==> flow/design.v <==
module control_unit(
    input clk, rst,
    output reg a_sel, b_sel, PP1_CE, PP2_CE, add, PR_CE, PI_CE
);
    parameter S1 = 3'b001,
              S2 = 3'b010,
              S3 = 3'b011,
              S4 = 3'b100,
              S5 = 3'b101;
    reg [2:0] state, next;
    always @(posedge clk or posedge rst) begin
        if (rst)
            state <= S1;
        else
            state <= next;
    end
    always @(*) begin
        next = S1;
        PP1_CE = 0;
        PP2_CE = 0;
        add = 0;
        PR_CE = 0;
        PI_CE = 0;
        a_sel = 0;
        b_sel = 0;
        case (state) 
            S1: begin
					if(!rst)
                next = S2;
                PP1_CE = 1;
            end
            S2: begin
                next = S3;
                a_sel = 1;
                b_sel = 1;					 
                PP2_CE = 1;
            end
            S3: begin
                next = S4;
                b_sel = 1;
                PP1_CE = 1;					
                add = 1;
                PR_CE = 1;
            end
            S4: begin
                next = S5;
                a_sel = 1;
                PP2_CE = 1;
            end
            S5: begin
                next = S1;
                PI_CE = 1;
            end
        endcase
    end
endmodule
module datapath(
    input clk, rst,
    input a_sel, b_sel, PP1_CE, PP2_CE, add, PR_CE, PI_CE,
    input [11:0] ar, ai, br, bi,
    output reg [23:0] Pr, Pi
);
    wire [11:0] a_mux, b_mux;
    reg [23:0] PP1, PP2, PPs;
    wire [23:0] pro;
    assign a_mux = a_sel ? ai : ar;
    assign b_mux = b_sel ? bi : br;
    assign pro = a_mux * b_mux;  
    always @(posedge clk or posedge rst) begin
        if (rst) begin
            PP1 <= 0;
            PP2 <= 0;
        end else begin
            if (PP1_CE) 
                PP1 <= pro;
            if (PP2_CE) 
                PP2 <= pro;
        end
    end
    always @(*) begin
        if (!add)
            PPs = PP1 + PP2;
        else
            PPs = PP1 - PP2;
    end
    always @(posedge clk or posedge rst) begin
        if (rst) begin
            Pr <= 0;
            Pi <= 0;
        end else begin
            if (PR_CE) 
                Pr <= PPs;
            if (PI_CE) 
                Pi <= PPs;
        end
    end
endmodule
module top(
    input rst, clk,
    input [11:0] ar, ai, br, bi,
    output [23:0] Pi, Pr
);
    wire PP1_CE, PP2_CE, a_sel, b_sel, add, PI_CE, PR_CE;
    control_unit uut1(
        .clk(clk),
        .rst(rst),
        .a_sel(a_sel),
        .b_sel(b_sel),
        .PP1_CE(PP1_CE),
        .PP2_CE(PP2_CE),
        .add(add),
        .PR_CE(PR_CE),
        .PI_CE(PI_CE)
    );
    datapath uut2(
        .clk(clk),
        .rst(rst),
        .a_sel(a_sel),
        .b_sel(b_sel),
        .PP1_CE(PP1_CE),
        .PP2_CE(PP2_CE),
        .add(add),
        .PR_CE(PR_CE),
        .PI_CE(PI_CE),
        .ar(ar),
        .ai(ai),
        .br(br),
        .bi(bi),
        .Pr(Pr),
        .Pi(Pi)
    );
endmodule
# Step by step through the tools: top
# What the tools print for top, step after step.
# Line numbers count from 1 in the design file above.
# Cell names lack the library's common part.
# The mark - stands for no value.
# setup
top,top
clk_port,clk
cell_library,sky130hd
pvt_corner,tt_025C_1v80

# Word level
# Source: Yosys, flattened and elaborated, memories not mapped. Widths are those after wreduce; folded enables and synchronous resets count as part of the registers. Registers that Yosys merges into a memory's read port (data or address) are not register bits. Print and check cells do not count. Equal cells are merged and count once.
# word_totals
regBits,99
in_bits,50
output_inout_bits,48
wordCells,26
# classes
addsub,2
n_mul,1
equal,5
mux,10
reduce_and_logical,3
# ops
operator,count
12-bit by 12-bit multiplier with 24-bit output,1
24-bit adder,1
24-bit subtractor,1
24-bit two-way mux,1
12-bit two-way mux,2
3-bit case mux with 4-bit select,1
2-bit OR reduction,3
3-bit by 2-bit equality test with 1-bit output with constant B,2
3-bit equality test with constant B,2
1-bit two-way mux,5
3-bit by 1-bit equality test with 1-bit output with constant B,1
2-bit two-way mux,1

# Depth
# Depth = most cells in a row (Yosys ltp): at word level without a register or memory, in the mapped netlist without a sequential cell, where the memories' decode and read muxes count.
# depth
depth_word,5
abc_area,0
mapped_depth,26
ltp_nobuf,22

# Synthesis result
# Source: synth_stat.txt of the flow (Yosys; design flattened, memories mapped). It holds for the ABC_AREA given above (unset counts as 0); a run with the other value may have another netlist.
# mapped
mapped_cells,1213
synth_area_um2,10571.4
sequential_area_um2,2528.7
ff_cells,101
n_buf,39
# by_type
type,count,type_area_um2
dfrtp_1,100,2502.4
fa_1,101,2.02E+03
ha_1,86,1.08E+03
nand2_1,222,833.299
inv_1,159,596.822
mux2_2,50,563.04
a21oi_1,78,390.374
nor2_1,96,360.346
xnor2_1,41,359.094
mux2i_1,21,210.202
o21ai_0,39,195.187
clkbuf_1,32,120.115
nor3_1,20,100.096
xor2_1,11,96.342
o21a_1,11,82.579
o31ai_1,11,82.579
and2_1,13,81.328
a21o_1,10,75.072
# Other cell types: 40; their cells: 112.
# By module: a second synthesis without flattening, with its own total; a netlist apart from the flattened one above.
# hier_totals
hier_cells,1114
area_unflattened_um2,10518.8
# Each row is one instance without its submodules.
# modules
mod,instances,cells,mod_area_um2,mod_seq_area_um2
datapath,1,1101,10341.2,2402.3
control_unit,1,13,177.7,126.4
top,1,0,0.0,0.0

# Path before layout
# Source: OpenSTA report_checks on the synthesized netlist (no wires, ideal clock, input and output delay 20% of the period each), path of least setup slack; recovery checks are left aside. Register names are those of the netlist, which keeps one name where synthesis merged equal registers.
# synth_path
path_type,in2reg
from,input port br[4]
to,register uut2.PP2[16]
clock_period_ps,7000
input_delay_ps,1400
setup_ps,135
t_first_pin_ps,1400
arrival_time_ps,6260
t_required_ps,6865
setup_slack_ps,605
delay_ps,4995
path_stages,20
n_path_buf,2
period_less_setup_slack_ps,6395
# "delay_ps" = arrival - input delay + setup time.
# "path_stages": output pins that drive a net of the path, with the launching flip-flop's if there is one; two outputs of one cell count as two.
# "period_less_setup_slack_ps" is the clock period less the worst setup slack; recovery checks do not enter. This is arithmetic on one report: input and output delays are still those of the set period (20% each).
# Between the ends stands the longest chain of elaborated cells between them, by number of cells; it is not shown to be the way that was timed. Of several equally long chains one is given.
# A line is the first line of the expression or statement that the cell stems from. Yosys adds cells for indexed reads and writes and turns some case tables into memories.
# synth_between
path_cell_list,mux2_2 > clkbuf_1 > nand2_1 > fa_1 > inv_1 > fa_1 > fa_1 > fa_1 > inv_1 > fa_1 > inv_1 > ha_1 > clkbuf_1 > a21oi_1 > nand2_1 > a21o_1 > or3_1 > o21ai_0 > xor2_1 > o21ai_0
elab_chain_cells,2
cone_cells,2
cone_lines,2
cone_classes,1 x mul; 1 x mux
# synth_lines
item,line,source
start: declaration,100,"input [11:0] ar, ai, br, bi,"
12-bit two-way mux,67,assign b_mux = b_sel ? bi : br;
12-bit by 12-bit multiplier with 24-bit output,68,assign pro = a_mux * b_mux;
end: assignment,72,PP2 <= 0;
end: assignment,77,PP2 <= pro;
end: declaration,64,"reg [23:0] PP1, PP2, PPs;"

# Worst path after layout
# From the final timing report of record 1: the path of least setup slack in the routed layout; clock arrival at registers is part of the times.
# The report prints the path's times to 10 ps; the period is as set.
# layout_path
path_type,in2reg
from,input port bi[4]
to,register uut2.PP1[17]
clock_period_ps,7000
input_delay_ps,1400
setup_ps,110
t_first_pin_ps,1400
arrival_time_ps,6000
t_required_ps,7230
setup_slack_ps,1230
path_stages,18
n_path_buf,2
# Between the ends stands the longest chain of elaborated cells between them, by number of cells; it is not shown to be the way that was timed. Of several equally long chains one is given.
# layout_between
path_cell_list,buf_6 > mux2_4 > buf_6 > nand2_2 > fa_1 > fa_1 > inv_2 > fa_2 > fa_1 > inv_2 > fa_1 > inv_2 > ha_4 > nand3_4 > o311ai_4 > a31oi_2 > xnor2_1 > mux2_2
elab_chain_cells,2
cone_cells,2
cone_lines,2
cone_classes,1 x mul; 1 x mux
# layout_lines
item,line,source
start: declaration,100,"input [11:0] ar, ai, br, bi,"
12-bit two-way mux,67,assign b_mux = b_sel ? bi : br;
12-bit by 12-bit multiplier with 24-bit output,68,assign pro = a_mux * b_mux;
end: assignment,71,PP1 <= 0;
end: assignment,75,PP1 <= pro;
end: declaration,64,"reg [23:0] PP1, PP2, PPs;"

# Flow measurements of top on sky130hd: 5 stored runs with different settings, listed in no order. Input and output delays are each 20% of the period that was set; the output load is 0.01 pF.
# "period_reached_ps" = clock period - worst setup slack. The figure is calculated, with input and output delays left at 20% of the set period.
# "worst_path_allowed_less_slack_ps" means the part of the period allowed to the worst setup path (the constraints hold back 20% at inputs and 20% at outputs) less its slack; where the path has registers, the arrival times of their clocks count too.
# "worst_path_allowed_less_slack_ps" is known to 10 ps.
# Settings: n/a = not set for that run.
# Among the results, n/a means that no value is shown for the run.
run,CORE_MARGIN,CORE_UTILIZATION,CTS_CLUSTER_SIZE,GPL_ROUTABILITY_DRIVEN,MAX_ROUTING_LAYER,SETUP_SLACK_MARGIN,SLEW_MARGIN,TNS_END_PERCENT,period_ns,CAP_MARGIN,CELL_PAD_IN_SITES_DETAIL_PLACEMENT,CTS_CLUSTER_DIAMETER,PLACE_DENSITY_LB_ADDON,ABC_AREA,CELL_PAD_IN_SITES_GLOBAL_PLACEMENT,GPL_TIMING_DRIVEN,CORE_ASPECT_RATIO,HOLD_SLACK_MARGIN,worst_path_allowed_less_slack_ps,critical_path_type,die_um2,setup_ws_ps,util_pct,finalCellArea_um2,tns_setup_ps,ys_area_um2,ws_hold_ps,period_reached_ps
record 1,5,31,39,0,met4,2.01,10,50,7.0,20,n/a,n/a,n/a,n/a,n/a,n/a,n/a,n/a,4370,in2reg,37894.5,1228,41.8,14046.0,0,10571.4,481,5772
record 2,2,50,n/a,n/a,n/a,n/a,20,n/a,6.62,20,n/a,n/a,n/a,n/a,n/a,n/a,n/a,n/a,5020,in2reg,22321.9,278,61.9,12924.9,0,10571.4,458,6342
record 3,4,64,n/a,0,n/a,-0.34,10,30,5.03,10,1,330,0.06,n/a,n/a,n/a,n/a,n/a,n/a,n/a,n/a,n/a,n/a,n/a,n/a,n/a,n/a,n/a
record 4,2,17,n/a,n/a,n/a,n/a,20,55,5.28,20,2,n/a,0.05,1,0,0,n/a,n/a,4330,in2reg,68306.4,-106,24.5,16080.4,-633,11259.5,467,5386
record 5,2,70,19,1,met4,1.26,15,55,5.37,10,2,380,0.05,1,2,1,0.7,0.28,n/a,n/a,n/a,n/a,n/a,n/a,n/a,n/a,n/a,n/a
# Record 3: incomplete, placement halted on DPL-0033
# Record 5: incomplete, placement halted on FLW-0024
